==> flow/design.v <==
module exponent_multiplier (
    i_clk, i_rst_n,
    i_load, i_start, i_select,
    i_A, i_B,
    o_done, led_select, o_P,
	seg_i_A_ten, seg_i_A_unit, 
	seg_i_B_ten, seg_i_B_unit, 
	seg_o_P_thousand, seg_o_P_hundred, seg_o_P_ten, seg_o_P_unit
);
    input wire i_clk, i_rst_n;
    input wire i_load, i_start, i_select;
    input [3:0] i_A, i_B;
    output reg o_done, led_select;
    output reg [29:0] o_P;
	output reg [6:0] seg_i_A_ten, seg_i_A_unit;
	output reg [6:0] seg_i_B_ten, seg_i_B_unit;
	output reg [6:0] seg_o_P_thousand, seg_o_P_hundred, seg_o_P_ten, seg_o_P_unit;
    parameter IDLE = 3'b000, LOAD = 3'b001, CALC = 3'b010, FINISH = 3'b011;
    reg [2:0] current_state;
    reg [3:0] reg_A, reg_B;
	reg [3:0] led_reg_A, led_reg_B;
    reg [19:0] reg_A_shift;
    reg [29:0] reg_P_exp;
    reg [7:0] reg_P_mul;
    reg [3:0] counter_exp;
    reg [2:0] index_bit_B;
    reg exp_done, mul_done;
    always @(posedge i_clk or negedge i_rst_n) begin
        if (!i_rst_n) begin
            reg_A <= 4'b0;
            reg_B <= 4'b0;
            reg_P_exp <= 30'b1;
            reg_P_mul <= 8'b0;
            reg_A_shift <= 20'b0;
			led_reg_A <= 4'b0;	
			led_reg_B <= 4'b0;	
            o_done <= 0;
			led_select <= 0;
            o_P <= 30'b0;
            counter_exp <= 4'b0;
            index_bit_B <= 3'b0;
            exp_done <= 0;
            mul_done <= 0;
            current_state <= IDLE;
        end
        else begin
            case (current_state)
                IDLE: begin
                    reg_A <= 4'b0;
                    reg_B <= 4'b0;
                    reg_P_exp <= 30'b1;
                    reg_P_mul <= 8'b0;
                    reg_A_shift <= 20'b0;
                    o_done <= 0;
					led_select <= 0;
                    o_P <= 30'b0;
                    counter_exp <= 4'b0;
                    index_bit_B <= 3'b0;
                    exp_done <= 0;
                    mul_done <= 0;
                    if (!i_load) begin 
                        reg_A <= i_A;
						led_reg_A <= i_A;
                        reg_B <= i_B;
						led_reg_B <= i_B;
                        reg_A_shift <= {16'b0, i_A};
                        current_state <= LOAD;
                    end                    
                end    
                LOAD: begin                    
                    current_state <= (!i_start) ? CALC : LOAD;
                end
                CALC: begin
                    if (i_start) begin
                        if (!exp_done) begin
                            if (counter_exp < reg_B) begin
                                reg_P_exp <= reg_P_exp * reg_A;
                                counter_exp <= counter_exp + 1;
                            end
                            else begin
                                exp_done <= 1;
                            end
                        end
                        if (!mul_done) begin
                            if (index_bit_B < 4) begin
                                if (reg_B[index_bit_B]) begin
                                    reg_P_mul <= reg_P_mul + reg_A_shift[7:0];
                                end
                                reg_A_shift <= reg_A_shift << 1;
                                index_bit_B <= index_bit_B + 1;
                            end
                            else begin
                                mul_done <= 1;
                            end
                        end
                        if (exp_done && mul_done) begin
                            current_state <= FINISH;
                        end
                    end
                end
                FINISH: begin
                    o_done <= 1;
                    led_select <= !i_select;
                    if (!i_select) begin
                        o_P <= reg_P_exp;
                    end
                    else if (i_select) begin
                        o_P <= {22'b0, reg_P_mul};
                    end
                    if (!i_start) begin
                        current_state <= IDLE;
                    end
                end
            endcase
        end
    end
	always @(*) begin                 
		case (led_reg_A % 10)
			4'd0: seg_i_A_unit = 7'b1000000;
			4'd1: seg_i_A_unit = 7'b1111001;
			4'd2: seg_i_A_unit = 7'b0100100;
			4'd3: seg_i_A_unit = 7'b0110000;
			4'd4: seg_i_A_unit = 7'b0011001;
			4'd5: seg_i_A_unit = 7'b0010010;
			4'd6: seg_i_A_unit = 7'b0000010;
			4'd7: seg_i_A_unit = 7'b1111000;
			4'd8: seg_i_A_unit = 7'b0000000;
			4'd9: seg_i_A_unit = 7'b0010000;
			default: seg_i_A_unit = 7'b1000000;
		endcase
		case (led_reg_A / 10)
			4'd0: seg_i_A_ten = 7'b1000000;
			4'd1: seg_i_A_ten = 7'b1111001;
			4'd2: seg_i_A_ten = 7'b0100100;
			4'd3: seg_i_A_ten = 7'b0110000;
			4'd4: seg_i_A_ten = 7'b0011001;
			4'd5: seg_i_A_ten = 7'b0010010;
			4'd6: seg_i_A_ten = 7'b0000010;
			4'd7: seg_i_A_ten = 7'b1111000;
			4'd8: seg_i_A_ten = 7'b0000000;
			4'd9: seg_i_A_ten = 7'b0010000;
			default: seg_i_A_ten = 7'b1000000;
		endcase
		case (led_reg_B % 10)
			4'd0: seg_i_B_unit = 7'b1000000;
			4'd1: seg_i_B_unit = 7'b1111001;
			4'd2: seg_i_B_unit = 7'b0100100;
			4'd3: seg_i_B_unit = 7'b0110000;
			4'd4: seg_i_B_unit = 7'b0011001;
			4'd5: seg_i_B_unit = 7'b0010010;
			4'd6: seg_i_B_unit = 7'b0000010;
			4'd7: seg_i_B_unit = 7'b1111000;
			4'd8: seg_i_B_unit = 7'b0000000;
			4'd9: seg_i_B_unit = 7'b0010000;
			default: seg_i_B_unit = 7'b1000000;
		endcase
		case (led_reg_B / 10)
			4'd0: seg_i_B_ten = 7'b1000000;
			4'd1: seg_i_B_ten = 7'b1111001;
			4'd2: seg_i_B_ten = 7'b0100100;
			4'd3: seg_i_B_ten = 7'b0110000;
			4'd4: seg_i_B_ten = 7'b0011001;
			4'd5: seg_i_B_ten = 7'b0010010;
			4'd6: seg_i_B_ten = 7'b0000010;
			4'd7: seg_i_B_ten = 7'b1111000;
			4'd8: seg_i_B_ten = 7'b0000000;
			4'd9: seg_i_B_ten = 7'b0010000;
			default: seg_i_B_ten = 7'b1000000;
		endcase
		case (o_P % 10)
			4'd0: seg_o_P_unit = 7'b1000000;
			4'd1: seg_o_P_unit = 7'b1111001;
			4'd2: seg_o_P_unit = 7'b0100100;
			4'd3: seg_o_P_unit = 7'b0110000;
			4'd4: seg_o_P_unit = 7'b0011001;
			4'd5: seg_o_P_unit = 7'b0010010;
			4'd6: seg_o_P_unit = 7'b0000010;
			4'd7: seg_o_P_unit = 7'b1111000;
			4'd8: seg_o_P_unit = 7'b0000000;
			4'd9: seg_o_P_unit = 7'b0010000;
			default: seg_o_P_unit = 7'b1000000;
		endcase
		case ((o_P / 10) % 10)
			4'd0: seg_o_P_ten = 7'b1000000;
			4'd1: seg_o_P_ten = 7'b1111001;
			4'd2: seg_o_P_ten = 7'b0100100;
			4'd3: seg_o_P_ten = 7'b0110000;
			4'd4: seg_o_P_ten = 7'b0011001;
			4'd5: seg_o_P_ten = 7'b0010010;
			4'd6: seg_o_P_ten = 7'b0000010;
			4'd7: seg_o_P_ten = 7'b1111000;
			4'd8: seg_o_P_ten = 7'b0000000;
			4'd9: seg_o_P_ten = 7'b0010000;
			default: seg_o_P_ten = 7'b1000000;
		endcase
		case ((o_P / 100) % 10)
			4'd0: seg_o_P_hundred = 7'b1000000;
			4'd1: seg_o_P_hundred = 7'b1111001;
			4'd2: seg_o_P_hundred = 7'b0100100;
			4'd3: seg_o_P_hundred = 7'b0110000;
			4'd4: seg_o_P_hundred = 7'b0011001;
			4'd5: seg_o_P_hundred = 7'b0010010;
			4'd6: seg_o_P_hundred = 7'b0000010;
			4'd7: seg_o_P_hundred = 7'b1111000;
			4'd8: seg_o_P_hundred = 7'b0000000;
			4'd9: seg_o_P_hundred = 7'b0010000;
			default: seg_o_P_hundred = 7'b1000000;
		endcase
		case ((o_P / 1000) % 10)
			4'd0: seg_o_P_thousand = 7'b1000000;
			4'd1: seg_o_P_thousand = 7'b1111001;
			4'd2: seg_o_P_thousand = 7'b0100100;
			4'd3: seg_o_P_thousand = 7'b0110000;
			4'd4: seg_o_P_thousand = 7'b0011001;
			4'd5: seg_o_P_thousand = 7'b0010010;
			4'd6: seg_o_P_thousand = 7'b0000010;
			4'd7: seg_o_P_thousand = 7'b1111000;
			4'd8: seg_o_P_thousand = 7'b0000000;
			4'd9: seg_o_P_thousand = 7'b0010000;
			default: seg_o_P_thousand = 7'b1000000;		
		endcase
    end
endmodule
Step by step through the tools: exponent_multiplier:

What the tools print for exponent_multiplier, step after step.
Lines are those of the file above, counted from 1.
Operators carry their Yosys type and port widths (W data, S select, Z words).
Not given: n/a

* top module: exponent_multiplier
* clock input: i_clk
* cell library: sky130hd
* timing corner: tt_025C_1v80

After elaboration:

Source: Yosys, flattened and elaborated, memories not mapped. Widths are those after wreduce. Registers that Yosys merges into a memory's read port (data or address) are not register bits. Print and check cells do not count.
Memory sizes are those after Yosys's memory passes, which may raise the word count (mostly to a power of two), join words into wider ones and drop unused or constant bits.

* div/mod/pow operators: 11
* $add $sub $neg: 3
* bitwise operators: 1
* shift-type cells: 1
* reduce/logical cells: 20
* muxes and demuxes: 50
* eq/ne operators: 12
* multiply operators: 1
* magnitude comparators: 2

Operators by type and width (count)
* $mod A32 B4 Y32 const B: 3
* $div A30 B10 Y32 const B: 1
* $div A4 B4 Y32 const B: 2
* $mod A4 B4 Y32 const B: 2
* $logic_not A28 Y1: 8
* $div A30 B7 Y32 const B: 1
* $div A30 B4 Y32 const B: 1
* $mod A30 B4 Y32 const B: 1
* $mul A30 B4 Y30: 1
* $pmux W30 S2: 2
* $mux W30: 4
* $mux W8: 7
* $mux W7: 8
* $pmux W8 S2: 2
* $mux W4: 6
* $mux W3: 7
* $ne A2 B2 Y1 const B: 9
* $pmux W3 S4: 1
* $reduce_and A5 Y1: 2
* $reduce_and A4 Y1: 2
* $add A8 B8 Y8: 1
* $pmux W4 S2: 1
* $pmux W1 S2: 4
* $eq A3 B2 Y1 const B: 2
* $pmux W3 S2: 1
* $mux W1: 6
* $reduce_and A2 Y1: 2
* $reduce_bool A2 Y1: 2

Not listed: further kinds 12, cells in them 12.

* register bits: 106
* input bits: 13
* memories: 8
* memory bits (read-only): 896

Memories
* (name not given): depth 16, width 7, read ports 1, write ports 0, RTL line 118 `case (led_reg_A % 10)`
* (name not given): depth 16, width 7, read ports 1, write ports 0, RTL line 131 `case (led_reg_A / 10)`
* (name not given): depth 16, width 7, read ports 1, write ports 0, RTL line 144 `case (led_reg_B % 10)`
* (name not given): depth 16, width 7, read ports 1, write ports 0, RTL line 157 `case (led_reg_B / 10)`
* (name not given): depth 16, width 7, read ports 1, write ports 0, RTL line 170 `case (o_P % 10)`
* (name not given): depth 16, width 7, read ports 1, write ports 0, RTL line 183 `case ((o_P / 10) % 10)`

Further memories, not shown: 2.

Depth:

Depth = most cells in a row (Yosys ltp): at word level without a register or memory, in the mapped netlist without a sequential cell, where the memories' decode and read muxes count.

* word-level depth: 6
* ABC_AREA: 1
* gate-level depth with buffers: 398
* gate-level depth less buffers: 377

Netlist:

Source: synth_stat.txt of the flow (Yosys; design flattened, memories mapped). It holds for the ABC_AREA given above (unset counts as 0); a run with the other value may have another netlist.
The area totals of this step are shown rounded.

* buffers: 130
* flip-flops: 107
* cell count: 7320
* mapped area: 40400 um2
* sequential part of the area: 2680 um2

Cell types
* sky130_fd_sc_hd__nand2_1: count 2029, total area 7.62E+03 um2
* sky130_fd_sc_hd__inv_1: count 1097, total area 4.12E+03 um2
* sky130_fd_sc_hd__nand3_1: count 692, total area 3.46E+03 um2
* sky130_fd_sc_hd__nand2_2: count 481, total area 3.01E+03 um2
* sky130_fd_sc_hd__nor2_1: count 785, total area 2.95E+03 um2
* sky130_fd_sc_hd__dfrtp_1: count 105, total area 2627.52 um2
* sky130_fd_sc_hd__nand4_1: count 262, total area 1.64E+03 um2
* sky130_fd_sc_hd__xor2_1: count 148, total area 1.3E+03 um2
* sky130_fd_sc_hd__ha_1: count 93, total area 1.16E+03 um2
* sky130_fd_sc_hd__o21ai_0: count 218, total area 1.09E+03 um2
* sky130_fd_sc_hd__fa_1: count 54, total area 1.08E+03 um2
* sky130_fd_sc_hd__nand2_4: count 82, total area 923.386 um2
* sky130_fd_sc_hd__nor2_2: count 132, total area 825.792 um2
* sky130_fd_sc_hd__nand3_2: count 82, total area 820.787 um2
* sky130_fd_sc_hd__a21oi_1: count 138, total area 690.662 um2
* sky130_fd_sc_hd__nor3_1: count 121, total area 605.581 um2
* sky130_fd_sc_hd__nor2_4: count 45, total area 506.736 um2
* sky130_fd_sc_hd__buf_8: count 31, total area 465.446 um2

Not listed: further types 78, cells in them 725.

Timing after synthesis:

Source: OpenSTA report_checks on the synthesized netlist (no wires, ideal clock, input and output delay 20% of the period each), path of least setup slack; recovery checks are left aside. Register names are those of the netlist, which keeps one name where synthesis merged equal registers.

* path kind: flip-flop to output port
* start point: register o_P[27]
* end point: output port seg_o_P_ten[4]
* arrival: 35.725 ns
* slack: 4.275 ns
* data required time: 40.000 ns
* path buffers: 24
* driving pins on the path: 344
* path delay: 35.725 ns
* clock period: 50.0 ns
* synthesis period reached: 45.725 ns

"path delay" = arrival - input delay + setup time.
At an output port there is no setup time.
"driving pins on the path": output pins that drive a net of the path, with the launching flip-flop's if there is one; two outputs of one cell count as two.
"synthesis period reached" is the clock period less the worst setup slack; recovery checks do not enter. This is arithmetic on one report: input and output delays are still those of the set period (20% each).
Between the ends stands the longest chain of elaborated cells between them, by number of cells; it is not shown to be the way that was timed. Of several equally long chains one is given.
Each line given opens the expression or statement behind the cell; cells for indexed reads and writes are added by Yosys, which also makes memories of some case tables.
The chain passes a memory read, where the word-level depth is cut; so it can be longer than that depth.
At most two assigning lines are given for a register; there are more.

* cells stage by stage: sky130_fd_sc_hd__dfrtp_1 sky130_fd_sc_hd__inv_2 sky130_fd_sc_hd__nand2_2 sky130_fd_sc_hd__nand2_2 sky130_fd_sc_hd__nand2_1 sky130_fd_sc_hd__nand2_1 sky130_fd_sc_hd__nand2_1 sky130_fd_sc_hd__nand2_2 sky130_fd_sc_hd__nand2_2 sky130_fd_sc_hd__nand2_4 sky130_fd_sc_hd__nand2_2 sky130_fd_sc_hd__nand2_1 sky130_fd_sc_hd__clkinv_2 sky130_fd_sc_hd__nand2_4 sky130_fd_sc_hd__nand2_4 sky130_fd_sc_hd__nand2_2 sky130_fd_sc_hd__nand2_1 sky130_fd_sc_hd__nand2_1 [308 not listed] sky130_fd_sc_hd__nand2_1 sky130_fd_sc_hd__nand2_1 sky130_fd_sc_hd__nand2_2 sky130_fd_sc_hd__nor2_2 sky130_fd_sc_hd__nand3_2 sky130_fd_sc_hd__inv_2 sky130_fd_sc_hd__nand2_2 sky130_fd_sc_hd__nor2_8 sky130_fd_sc_hd__nand2_4 sky130_fd_sc_hd__buf_8 sky130_fd_sc_hd__xor2_1 sky130_fd_sc_hd__inv_1 sky130_fd_sc_hd__ha_1 sky130_fd_sc_hd__nand2_1 sky130_fd_sc_hd__o211ai_1 sky130_fd_sc_hd__o21ai_0 sky130_fd_sc_hd__clkinv_1 sky130_fd_sc_hd__nor2_1
* cells in the longest elaborated chain: 4
* elaborated cells on any way between the ends: 5

Ends and longest elaborated chain, after synthesis
* start: declaration: RTL line 14 `output reg [29:0] o_P;`
* start: assignment: RTL line 105 `o_P <= reg_P_exp;`
* start: assignment: RTL line 108 `o_P <= {22'b0, reg_P_mul};`
* $div A30 B4 Y32: RTL line 183 `case ((o_P / 10) % 10)`
* $mod A32 B4 Y32: RTL line 183
* $mem_v2 Z16 W7: RTL line 183
* $mux W7: RTL line 183
* end: declaration: RTL line 17 `output reg [6:0] seg_o_P_thousand, seg_o_P_hundred, seg_o_P_ten, seg_o_P_unit;`

Path in the finished layout:

From the final timing report of entry A: the path of least setup slack in the routed layout; clock arrival at registers is part of the times.

* path kind: flip-flop to output port
* start point: register o_P[27]
* end point: output port seg_o_P_ten[6]
* data required time: 39.44 ns
* clock period: 49.3 ns
* path buffers: 44
* arrival: 41.05 ns
* driving pins on the path: 351
* slack: -1.61 ns

Between the ends stands the longest chain of elaborated cells between them, by number of cells; it is not shown to be the way that was timed. Of several equally long chains one is given.
The chain passes a memory read, where the word-level depth is cut; so it can be longer than that depth.
At most two assigning lines are given for a register; there are more.

* cells stage by stage: sky130_fd_sc_hd__dfrtp_2 sky130_fd_sc_hd__inv_2 sky130_fd_sc_hd__nand2_2 sky130_fd_sc_hd__o211ai_1 sky130_fd_sc_hd__nand3_2 sky130_fd_sc_hd__nand2_4 sky130_fd_sc_hd__nand2_4 sky130_fd_sc_hd__nand2_4 sky130_fd_sc_hd__nand3_4 sky130_fd_sc_hd__nand2_8 sky130_fd_sc_hd__nand2_8 sky130_fd_sc_hd__nand2_4 sky130_fd_sc_hd__nand2_4 sky130_fd_sc_hd__nand2_2 sky130_fd_sc_hd__nand3_2 sky130_fd_sc_hd__nand2_2 sky130_fd_sc_hd__nand2_4 sky130_fd_sc_hd__nand2_4 [315 not listed] sky130_fd_sc_hd__nand2_2 sky130_fd_sc_hd__nor2_2 sky130_fd_sc_hd__nand2_4 sky130_fd_sc_hd__nor2_8 sky130_fd_sc_hd__nand2_8 sky130_fd_sc_hd__buf_6 sky130_fd_sc_hd__nand2_1 sky130_fd_sc_hd__nand2_1 sky130_fd_sc_hd__nand2_1 sky130_fd_sc_hd__nand2_1 sky130_fd_sc_hd__nor2_2 sky130_fd_sc_hd__nand2_4 sky130_fd_sc_hd__nor2_4 sky130_fd_sc_hd__buf_6 sky130_fd_sc_hd__buf_4 sky130_fd_sc_hd__buf_4 sky130_fd_sc_hd__nand3_2 sky130_fd_sc_hd__buf_6
* cells in the longest elaborated chain: 4
* elaborated cells on any way between the ends: 5

Ends and longest elaborated chain, after layout
* start: declaration: RTL line 14 `output reg [29:0] o_P;`
* start: assignment: RTL line 105 `o_P <= reg_P_exp;`
* start: assignment: RTL line 108 `o_P <= {22'b0, reg_P_mul};`
* $div A30 B4 Y32: RTL line 183 `case ((o_P / 10) % 10)`
* $mod A32 B4 Y32: RTL line 183
* $mem_v2 Z16 W7: RTL line 183
* $mux W7: RTL line 183
* end: declaration: RTL line 17 `output reg [6:0] seg_o_P_thousand, seg_o_P_hundred, seg_o_P_ten, seg_o_P_unit;`

Add stored flow runs of exponent_multiplier

exponent_multiplier through Yosys and OpenROAD on sky130hd: 3 stored runs, unordered, with their settings and measured results. The constraints put input and output delay at 20% of the set period each and load the outputs with 0.01 pF.
"critical setup path time" means the part of the period allowed to the worst setup path (the constraints hold back 20% at inputs and 20% at outputs) less its slack; where the path has registers, the arrival times of their clocks count too.
Measured values are rounded.

### Entry A

Settings: `ABC_AREA=1`, `CELL_PAD_IN_SITES_GLOBAL_PLACEMENT=2`, `CORE_ASPECT_RATIO=1.98`, `CORE_UTILIZATION=40`, `CTS_CLUSTER_DIAMETER=66`, `CTS_CLUSTER_SIZE=33`, `GPL_ROUTABILITY_DRIVEN=0`, `MAX_ROUTING_LAYER=met4`, `MIN_ROUTING_LAYER=met1`, `PLACE_DENSITY_LB_ADDON=0.1`, `period_ns=49.3`, `CAP_MARGIN=20`, `CORE_MARGIN=2`, `SLEW_MARGIN=20`

- Mapped cell area after synthesis: 40400 um2
- Die size: 104000 um2
- Standard-cell area after routing: 62800 um2
- Final utilization: 62.5 %
- Worst setup slack after layout: -1.61 ns
- Total negative slack: -11.1 ns
- Critical setup path time: 41.05 ns
- Worst setup path kind: flip-flop to output port

### Entry B

Settings: `CAP_MARGIN=10`, `CELL_PAD_IN_SITES_GLOBAL_PLACEMENT=2`, `CORE_ASPECT_RATIO=1.45`, `CORE_MARGIN=5`, `CORE_UTILIZATION=30`, `CTS_CLUSTER_DIAMETER=37`, `MIN_ROUTING_LAYER=met1`, `PLACE_DENSITY=0.84`, `SETUP_SLACK_MARGIN=5.0`, `TNS_END_PERCENT=25`, `period_ns=82.1`, `SLEW_MARGIN=20`

- Mapped cell area after synthesis: 40000 um2
- Die size: 141000 um2
- Standard-cell area after routing: 42600 um2
- Final utilization: 32.1 %
- Worst setup slack after layout: 19.5 ns
- Total negative slack: 0.000 ns
- Critical setup path time: 46.17 ns
- Worst setup path kind: flip-flop to output port

### Entry C

Settings: `CORE_UTILIZATION=40`, `PLACE_DENSITY=0.6`, `SETUP_SLACK_MARGIN=5.0`, `period_ns=48.9`, `CAP_MARGIN=20`, `CORE_MARGIN=2`, `SLEW_MARGIN=20`

- Mapped cell area after synthesis: 40000 um2
- Die size: 103000 um2
- Standard-cell area after routing: 48700 um2
- Final utilization: 48.8 %
- Worst setup slack after layout: 5.51 ns
- Total negative slack: 0.000 ns
- Critical setup path time: 33.61 ns
- Worst setup path kind: flip-flop to output port
